==> flow/design.v <==
module clk_ctrl
(
	input				wire				clk_i					,
	input				wire				rstn_i				,	
	input				wire	[15:0]	freq						,
	output			reg				dds1_o					,
	output			reg				dds_o						
);
reg	[31:0]	cnt;
wire	[63:0]	add;
assign add =freq*32'd4294967295/16'd30000;
always@(posedge clk_i or negedge rstn_i)
	if(rstn_i ==1'b0)
		cnt <=32'd0;
	else
		cnt <=cnt +add; 
always@(posedge clk_i or negedge rstn_i)
	if(rstn_i ==1'b0)
		dds_o <=1'b0;
	else if(cnt >=32'd2147483648)
		dds_o <=1'b1;
	else
		dds_o <=1'b0;		
reg	[31:0]	cnt1;
wire	[63:0]	add1;
assign add1 =(freq/8'd36)*32'd4294967295/16'd3000;
always@(posedge clk_i or negedge rstn_i)
	if(rstn_i ==1'b0)
		cnt1 <=32'd0;
	else
		cnt1 <=cnt1 +add1; 
always@(posedge clk_i or negedge rstn_i)
	if(rstn_i ==1'b0)
		dds1_o <=1'b0;
	else if(cnt1 >=32'd2147483648)
		dds1_o <=1'b1;
	else
		dds1_o <=1'b0;		
endmodule
From RTL to reports: clk_ctrl
Each step is given for the RTL above and for the edited RTL.
"before" refers to lines of the RTL above, "after" to lines of the edited file.
"change" is "after" less "before", of the values as shown; "change_rel_pct" is that difference over "before", in percent.
Library cell names are shortened.
{"block": "design", "top_module": "clk_ctrl", "clock": "clk_i", "cell_library": "sky130hd", "lib_corner": "tt_025C_1v80"}

The edit
Unified diff, file above to edited file.
The edited RTL no longer does the same as the RTL above: the edit was made by script, with no optimisation intended.
begin of diff
@@ -33,5 +33,5 @@
 	if(rstn_i ==1'b0)
 		dds1_o <=1'b0;
-	else if(cnt1 >=32'd2147483648)
+	else if(cnt1 ==32'd2147483648)
 		dds1_o <=1'b1;
 	else
end of diff

After elaboration
Yosys after proc, flatten, opt, wreduce and memory -nomap, before mapping. Enables and synchronous resets that opt folds into registers are not counted as muxes. Memory bits, and registers merged into a memory's read port (data or address), are not among the register bits. Print and check cells are not counted. Equal cells are merged and count once.
{"block": "op_classes", "element": "n_addsub", "before": 2, "after": 2, "change": 0, "change_rel_pct": 0.00}
{"block": "op_classes", "element": "mul", "before": 2, "after": 2, "change": 0, "change_rel_pct": 0.00}
{"block": "op_classes", "element": "n_div", "before": 3, "after": 3, "change": 0, "change_rel_pct": 0.00}
{"block": "op_classes", "element": "compare", "before": 2, "after": 1, "change": -1, "change_rel_pct": -50.00}
{"block": "op_classes", "element": "eq_ne", "before": 0, "after": 1, "change": 1}
{"block": "op_classes", "element": "muxes", "before": 2, "after": 2, "change": 0, "change_rel_pct": 0.00}
{"block": "op_table", "operator": "32-bit greater-or-equal comparator with constant B", "before": 2, "after": 1, "change": -1, "change_rel_pct": -50.00}
{"block": "op_table", "operator": "32-bit == test with constant B", "before": 0, "after": 1, "change": 1}
{"block": "op_table", "operator": "32-bit adder", "before": 2, "after": 2, "change": 0, "change_rel_pct": 0.00}
{"block": "op_table", "operator": "1-bit two-way mux", "before": 2, "after": 2, "change": 0, "change_rel_pct": 0.00}
{"block": "op_table", "operator": "16-bit by 6-bit divider with 64-bit output with constant B", "before": 1, "after": 1, "change": 0, "change_rel_pct": 0.00}
{"block": "op_table", "operator": "64-bit by 12-bit divider with 64-bit output with constant B", "before": 1, "after": 1, "change": 0, "change_rel_pct": 0.00}
{"block": "op_table", "operator": "64-bit by 15-bit divider with 64-bit output with constant B", "before": 1, "after": 1, "change": 0, "change_rel_pct": 0.00}
{"block": "op_table", "operator": "16-bit by 32-bit multiplier with 48-bit output with constant B", "before": 1, "after": 1, "change": 0, "change_rel_pct": 0.00}
{"block": "op_table", "operator": "64-bit by 32-bit multiplier with 64-bit output with constant B", "before": 1, "after": 1, "change": 0, "change_rel_pct": 0.00}
{"block": "bits", "element": "reg_bits", "before": 66, "after": 66, "change": 0, "change_rel_pct": 0.00}
{"block": "bits", "element": "input_bits", "before": 18, "after": 18, "change": 0, "change_rel_pct": 0.00}
{"block": "bits", "element": "output_inout_bits", "before": 2, "after": 2, "change": 0, "change_rel_pct": 0.00}
{"block": "bits", "element": "elab_cells", "before": 15, "after": 15, "change": 0, "change_rel_pct": 0.00}

Logic depth
Longest topological path by Yosys (ltp), each cell counted once; first at word level (registers and memories cut), then after technology mapping (sequential cells cut; the memories' decode and read muxes count).
{"block": "depth", "element": "word_depth", "before": 4, "after": 4, "change": 0, "change_rel_pct": 0.00}
{"block": "depth", "element": "ABC_AREA", "before": "0", "after": "0"}
{"block": "depth", "element": "ltp_mapped", "before": 275, "after": 283, "change": 8, "change_rel_pct": 2.91}
{"block": "depth", "element": "depth_no_buf", "before": 250, "after": 262, "change": 12, "change_rel_pct": 4.80}

Netlist
The flow's flattened synthesis, as Yosys stat reports it; memories are mapped. The netlist is that of the ABC_AREA named above (0 if unset); the other value can give another one.
{"block": "mapped", "element": "cell_count", "before": 7093, "after": 7355, "change": 262, "change_rel_pct": 3.69}
{"block": "mapped", "element": "mapped_area_um2", "before": 55781.0, "after": 56571.8, "change": 790.8, "change_rel_pct": 1.42}
{"block": "mapped", "element": "seq_area_um2", "before": 1651.6, "after": 1651.6, "change": 0.0, "change_rel_pct": 0.00}
{"block": "mapped", "element": "ff_cells", "before": 66, "after": 66, "change": 0, "change_rel_pct": 0.00}
{"block": "mapped", "element": "buffers", "before": 246, "after": 272, "change": 26, "change_rel_pct": 10.57}
{"block": "by_type", "type": "nor2_1", "before": 516, "after": 578, "change": 62, "change_rel_pct": 12.02}
{"block": "by_type", "type": "buf_4", "before": 16, "after": 75, "change": 59, "change_rel_pct": 368.75}
{"block": "by_type", "type": "o21ai_0", "before": 346, "after": 288, "change": -58, "change_rel_pct": -16.76}
{"block": "by_type", "type": "nor3_1", "before": 203, "after": 245, "change": 42, "change_rel_pct": 20.69}
{"block": "by_type", "type": "a21o_1", "before": 66, "after": 107, "change": 41, "change_rel_pct": 62.12}
{"block": "by_type", "type": "clkbuf_8", "before": 59, "after": 20, "change": -39, "change_rel_pct": -66.10}
{"block": "by_type", "type": "and2_1", "before": 45, "after": 76, "change": 31, "change_rel_pct": 68.89}
{"block": "by_type", "type": "nand2_1", "before": 525, "after": 549, "change": 24, "change_rel_pct": 4.57}
{"block": "by_type", "type": "and3_2", "before": 37, "after": 13, "change": -24, "change_rel_pct": -64.86}
{"block": "by_type", "type": "a211oi_1", "before": 75, "after": 97, "change": 22, "change_rel_pct": 29.33}
{"block": "by_type", "type": "a21o_2", "before": 42, "after": 22, "change": -20, "change_rel_pct": -47.62}
{"block": "by_type", "type": "and3_1", "before": 40, "after": 60, "change": 20, "change_rel_pct": 50.00}
{"block": "by_type", "type": "xnor2_1", "before": 390, "after": 409, "change": 19, "change_rel_pct": 4.87}
{"block": "by_type", "type": "nor3b_1", "before": 9, "after": 28, "change": 19, "change_rel_pct": 211.11}
{"block": "by_type", "type": "xor2_1", "before": 150, "after": 132, "change": -18, "change_rel_pct": -12.00}
{"block": "by_type", "type": "a211o_1", "before": 26, "after": 44, "change": 18, "change_rel_pct": 69.23}
{"block": "by_type", "type": "o21ai_1", "before": 95, "after": 112, "change": 17, "change_rel_pct": 17.89}
{"block": "by_type", "type": "nor4_1", "before": 49, "after": 66, "change": 17, "change_rel_pct": 34.69}
Not every row of either side is listed.

Timing after synthesis
OpenSTA on the mapped netlist: ideal clock, no wires. The path of least setup slack (recovery checks aside). Input and output delay are each 20% of the period. Register names are those of the netlist, which keeps one name where synthesis merged equal registers.
{"block": "synth_timing", "element": "path_type", "before": "in2reg", "after": "in2reg"}
{"block": "synth_timing", "element": "startpoint", "before": "in freq[4]", "after": "in freq[4]"}
{"block": "synth_timing", "element": "endpoint", "before": "reg cnt1[30]", "after": "reg cnt1[31]"}
{"block": "synth_timing", "element": "tclk_ns", "before": 70.0, "after": 70.0, "change": 0.0, "change_rel_pct": 0.00}
{"block": "synth_timing", "element": "t_first_pin_ns", "before": 14.000, "after": 14.000, "change": 0.000, "change_rel_pct": 0.00}
{"block": "synth_timing", "element": "arrival_time_ns", "before": 69.119, "after": 71.095, "change": 1.976, "change_rel_pct": 2.86}
{"block": "synth_timing", "element": "required_ns", "before": 69.877, "after": 69.876, "change": -0.001, "change_rel_pct": 0.00}
{"block": "synth_timing", "element": "setup_slack_ns", "before": 0.759, "after": -1.219, "change": -1.978}
{"block": "synth_timing", "element": "path_delay_ns", "before": 55.242, "after": 57.219, "change": 1.977, "change_rel_pct": 3.58}
{"block": "synth_timing", "element": "driving_pins", "before": 253, "after": 258, "change": 5, "change_rel_pct": 1.98}
{"block": "synth_timing", "element": "path_buffers", "before": 11, "after": 12, "change": 1, "change_rel_pct": 9.09}
{"block": "synth_timing", "element": "period_less_setup_slack_ns", "before": 69.241, "after": 71.219, "change": 1.978, "change_rel_pct": 2.86}
"path_delay_ns" is the arrival time less input delay plus setup time.
"driving_pins": output pins that drive a net of the path, with the launching flip-flop's if there is one; two outputs of one cell count as two.
"period_less_setup_slack_ns" is the clock period less the worst setup slack; recovery checks do not enter. This is arithmetic on one report: input and output delays are still those of the set period (20% each).
The rows between start and end are the longest chain of elaborated cells between them; the timing report does not say that the signal goes this way. Where chains are equally long, one stands for them.
Each line given opens the expression or statement behind the cell; cells for indexed reads and writes are added by Yosys, which also makes memories of some case tables.
{"block": "synth_via_before", "path_cell_list": "inv_1 > ha_1 > nand2b_1 > o31ai_1 > nand2_1 > nand2_1 > nand2_1 > nand2_1 > nand2_1 > a21oi_1 > a21oi_1 > xnor2_1 > a21o_1 > a21oi_1 > o21ai_0 > nand2_1 > a21oi_1 > o22ai_1 > [217 not listed] > o21bai_1 > a21oi_1 > o21bai_1 > a21oi_1 > o21bai_1 > a21oi_1 > o21bai_1 > a21oi_1 > o21bai_1 > a21oi_1 > o21bai_1 > a21oi_1 > o21bai_1 > a21oi_1 > o21bai_1 > a21o_1 > a21oi_1 > xnor2_1", "elab_chain_len": 4}
{"block": "synth_lines_before", "element": "from (decl)", "line": 5, "source": "input wire [15:0] freq ,"}
{"block": "synth_lines_before", "element": "16-bit by 6-bit divider with 64-bit output", "line": 26, "source": "assign add1 =(freq/8'd36)*32'd4294967295/16'd3000;"}
{"block": "synth_lines_before", "element": "64-bit by 32-bit multiplier with 64-bit output", "line": 26}
{"block": "synth_lines_before", "element": "64-bit by 12-bit divider with 64-bit output", "line": 26}
{"block": "synth_lines_before", "element": "32-bit adder", "line": 31, "source": "cnt1 <=cnt1 +add1;"}
{"block": "synth_lines_before", "element": "to (assign)", "line": 29, "source": "cnt1 <=32'd0;"}
{"block": "synth_lines_before", "element": "to (assign)", "line": 31}
{"block": "synth_lines_before", "element": "to (decl)", "line": 24, "source": "reg [31:0] cnt1;"}
{"block": "synth_via_after", "path_cell_list": "inv_1 > ha_1 > inv_1 > o41ai_1 > nand2_1 > nand2_1 > a21oi_1 > or2_2 > a21oi_1 > a21oi_1 > xnor2_1 > and3_1 > nor2_1 > or2_2 > inv_1 > o21ai_0 > and3_1 > nor2_1 > [222 not listed] > a21oi_1 > o21bai_1 > a21oi_1 > o21bai_1 > a21oi_1 > o21bai_1 > a21oi_1 > o21bai_1 > a21oi_1 > o21bai_1 > a21oi_1 > o21bai_1 > a21oi_1 > o21bai_1 > a21oi_1 > o21bai_1 > a21oi_1 > xnor2_1", "elab_chain_len": 4}
{"block": "synth_lines_after", "element": "from (decl)", "line": 5, "source": "input wire [15:0] freq ,"}
{"block": "synth_lines_after", "element": "16-bit by 6-bit divider with 64-bit output", "line": 26, "source": "assign add1 =(freq/8'd36)*32'd4294967295/16'd3000;"}
{"block": "synth_lines_after", "element": "64-bit by 32-bit multiplier with 64-bit output", "line": 26}
{"block": "synth_lines_after", "element": "64-bit by 12-bit divider with 64-bit output", "line": 26}
{"block": "synth_lines_after", "element": "32-bit adder", "line": 31, "source": "cnt1 <=cnt1 +add1;"}
{"block": "synth_lines_after", "element": "to (assign)", "line": 29, "source": "cnt1 <=32'd0;"}
{"block": "synth_lines_after", "element": "to (assign)", "line": 31}
{"block": "synth_lines_after", "element": "to (decl)", "line": 24, "source": "reg [31:0] cnt1;"}

Worst path after layout
From the final timing report of each run of set A: the path of least setup slack in the routed layout; clock arrival at registers is part of the times.
{"block": "layout_timing", "element": "path_type", "before": "in2reg", "after": "in2reg"}
{"block": "layout_timing", "element": "startpoint", "before": "in freq[10]", "after": "in freq[15]"}
{"block": "layout_timing", "element": "endpoint", "before": "reg cnt1[30]", "after": "reg cnt1[31]"}
{"block": "layout_timing", "element": "tclk_ns", "before": 68.6, "after": 68.6, "change": 0.0, "change_rel_pct": 0.00}
{"block": "layout_timing", "element": "t_first_pin_ns", "before": 13.72, "after": 13.72, "change": 0.00, "change_rel_pct": 0.00}
{"block": "layout_timing", "element": "arrival_time_ns", "before": 66.45, "after": 66.75, "change": 0.30, "change_rel_pct": 0.45}
{"block": "layout_timing", "element": "required_ns", "before": 68.88, "after": 68.92, "change": 0.04, "change_rel_pct": 0.06}
{"block": "layout_timing", "element": "setup_slack_ns", "before": 2.44, "after": 2.16, "change": -0.28}
{"block": "layout_timing", "element": "driving_pins", "before": 255, "after": 257, "change": 2, "change_rel_pct": 0.78}
{"block": "layout_timing", "element": "path_buffers", "before": 20, "after": 22, "change": 2, "change_rel_pct": 10.00}
The rows between start and end are the longest chain of elaborated cells between them; the timing report does not say that the signal goes this way. Where chains are equally long, one stands for them.
{"block": "layout_via_before", "path_cell_list": "clkdlybuf4s50_1 > inv_1 > ha_1 > nand2_1 > nand2_1 > nand2_1 > nand2_1 > a21oi_1 > buf_4 > mux2_2 > or2_2 > buf_4 > a21oi_1 > nor2_1 > a21oi_1 > nor3_1 > a21oi_1 > o21ai_1 > [219 not listed] > o21bai_1 > a21oi_1 > o21bai_2 > a21oi_1 > o21bai_1 > a21oi_1 > o21bai_1 > a21oi_1 > o21bai_1 > a21oi_1 > o21bai_1 > a21oi_1 > o21bai_1 > a21oi_1 > o21bai_2 > a21o_1 > a21oi_1 > xnor2_1", "elab_chain_len": 4}
{"block": "layout_lines_before", "element": "from (decl)", "line": 5, "source": "input wire [15:0] freq ,"}
{"block": "layout_lines_before", "element": "16-bit by 6-bit divider with 64-bit output", "line": 26, "source": "assign add1 =(freq/8'd36)*32'd4294967295/16'd3000;"}
{"block": "layout_lines_before", "element": "64-bit by 32-bit multiplier with 64-bit output", "line": 26}
{"block": "layout_lines_before", "element": "64-bit by 12-bit divider with 64-bit output", "line": 26}
{"block": "layout_lines_before", "element": "32-bit adder", "line": 31, "source": "cnt1 <=cnt1 +add1;"}
{"block": "layout_lines_before", "element": "to (assign)", "line": 29, "source": "cnt1 <=32'd0;"}
{"block": "layout_lines_before", "element": "to (assign)", "line": 31}
{"block": "layout_lines_before", "element": "to (decl)", "line": 24, "source": "reg [31:0] cnt1;"}
{"block": "layout_via_after", "path_cell_list": "clkdlybuf4s50_1 > ha_1 > a21oi_4 > nor3_1 > xnor2_1 > inv_1 > and3_4 > nor2_2 > or2_2 > inv_1 > nand2_1 > and3_4 > nor2_2 > a211o_1 > nand2b_1 > maj3_1 > nand2_1 > o21ai_1 > [221 not listed] > a21oi_2 > o21bai_1 > a21oi_2 > o21bai_1 > a21oi_2 > o21bai_1 > a21oi_2 > o21bai_1 > a21oi_2 > o21bai_1 > a21oi_2 > o21bai_1 > a21oi_1 > o21bai_1 > a21oi_1 > o21bai_1 > a21oi_1 > xnor2_1", "elab_chain_len": 4}
{"block": "layout_lines_after", "element": "from (decl)", "line": 5, "source": "input wire [15:0] freq ,"}
{"block": "layout_lines_after", "element": "16-bit by 6-bit divider with 64-bit output", "line": 26, "source": "assign add1 =(freq/8'd36)*32'd4294967295/16'd3000;"}
{"block": "layout_lines_after", "element": "64-bit by 32-bit multiplier with 64-bit output", "line": 26}
{"block": "layout_lines_after", "element": "64-bit by 12-bit divider with 64-bit output", "line": 26}
{"block": "layout_lines_after", "element": "32-bit adder", "line": 31, "source": "cnt1 <=cnt1 +add1;"}
{"block": "layout_lines_after", "element": "to (assign)", "line": 29, "source": "cnt1 <=32'd0;"}
{"block": "layout_lines_after", "element": "to (assign)", "line": 31}
{"block": "layout_lines_after", "element": "to (decl)", "line": 24, "source": "reg [31:0] cnt1;"}

Measured runs
Both versions went through the flow (Yosys, OpenROAD) with the same settings in each pair. Constraints: input delay and output delay 20% of the set period each, output load 0.01 pF.
{"block": "settings_set_A", "period_ns": 68.6, "CAP_MARGIN": 20, "CORE_MARGIN": 2, "CORE_UTILIZATION": 40, "SLEW_MARGIN": 20}
{"block": "results_set_A", "element": "synth_chip_area_um2", "before": 55781.0, "after": 56571.8, "change": 790.8, "change_rel_pct": 1.42}
{"block": "results_set_A", "element": "die_um2", "before": 142457.0, "after": 144453.0, "change": 1996.0, "change_rel_pct": 1.40}
{"block": "results_set_A", "element": "finalCellArea_um2", "before": 61211.2, "after": 64584.4, "change": 3373.2, "change_rel_pct": 5.51}
{"block": "results_set_A", "element": "layout_utilization_frac", "before": 0.44, "after": 0.462, "change": 0.022}
{"block": "results_set_A", "element": "worst_setup_slack_ns", "before": 2.436, "after": 2.165, "change": -0.271}
{"block": "results_set_A", "element": "fin_tns_ns", "before": 0.000, "after": 0.000, "change": 0.000}
{"block": "settings_set_B", "ABC_AREA": 0, "CAP_MARGIN": 15, "CELL_PAD_IN_SITES_DETAIL_PLACEMENT": 1, "CORE_UTILIZATION": 33, "CTS_CLUSTER_SIZE": 38, "GPL_ROUTABILITY_DRIVEN": 0, "GPL_TIMING_DRIVEN": 0, "HOLD_SLACK_MARGIN": 0.21, "MAX_ROUTING_LAYER": "met5", "MIN_ROUTING_LAYER": "met1", "PLACE_DENSITY_LB_ADDON": 0.02, "SLEW_MARGIN": 40, "TNS_END_PERCENT": 70, "period_ns": 122.0, "CORE_MARGIN": 2}
{"block": "results_set_B", "element": "synth_chip_area_um2", "before": 55781.0, "after": 56571.8, "change": 790.8, "change_rel_pct": 1.42}
{"block": "results_set_B", "element": "die_um2", "before": 172337.0, "after": 174757.0, "change": 2420.0, "change_rel_pct": 1.40}
{"block": "results_set_B", "element": "finalCellArea_um2", "before": 59388.2, "after": 60175.2, "change": 787.0, "change_rel_pct": 1.33}
{"block": "results_set_B", "element": "layout_utilization_frac", "before": 0.354, "after": 0.354, "change": 0.000}
{"block": "results_set_B", "element": "worst_setup_slack_ns", "before": 28.633, "after": 28.356, "change": -0.277}
{"block": "results_set_B", "element": "fin_tns_ns", "before": 0.000, "after": 0.000, "change": 0.000}
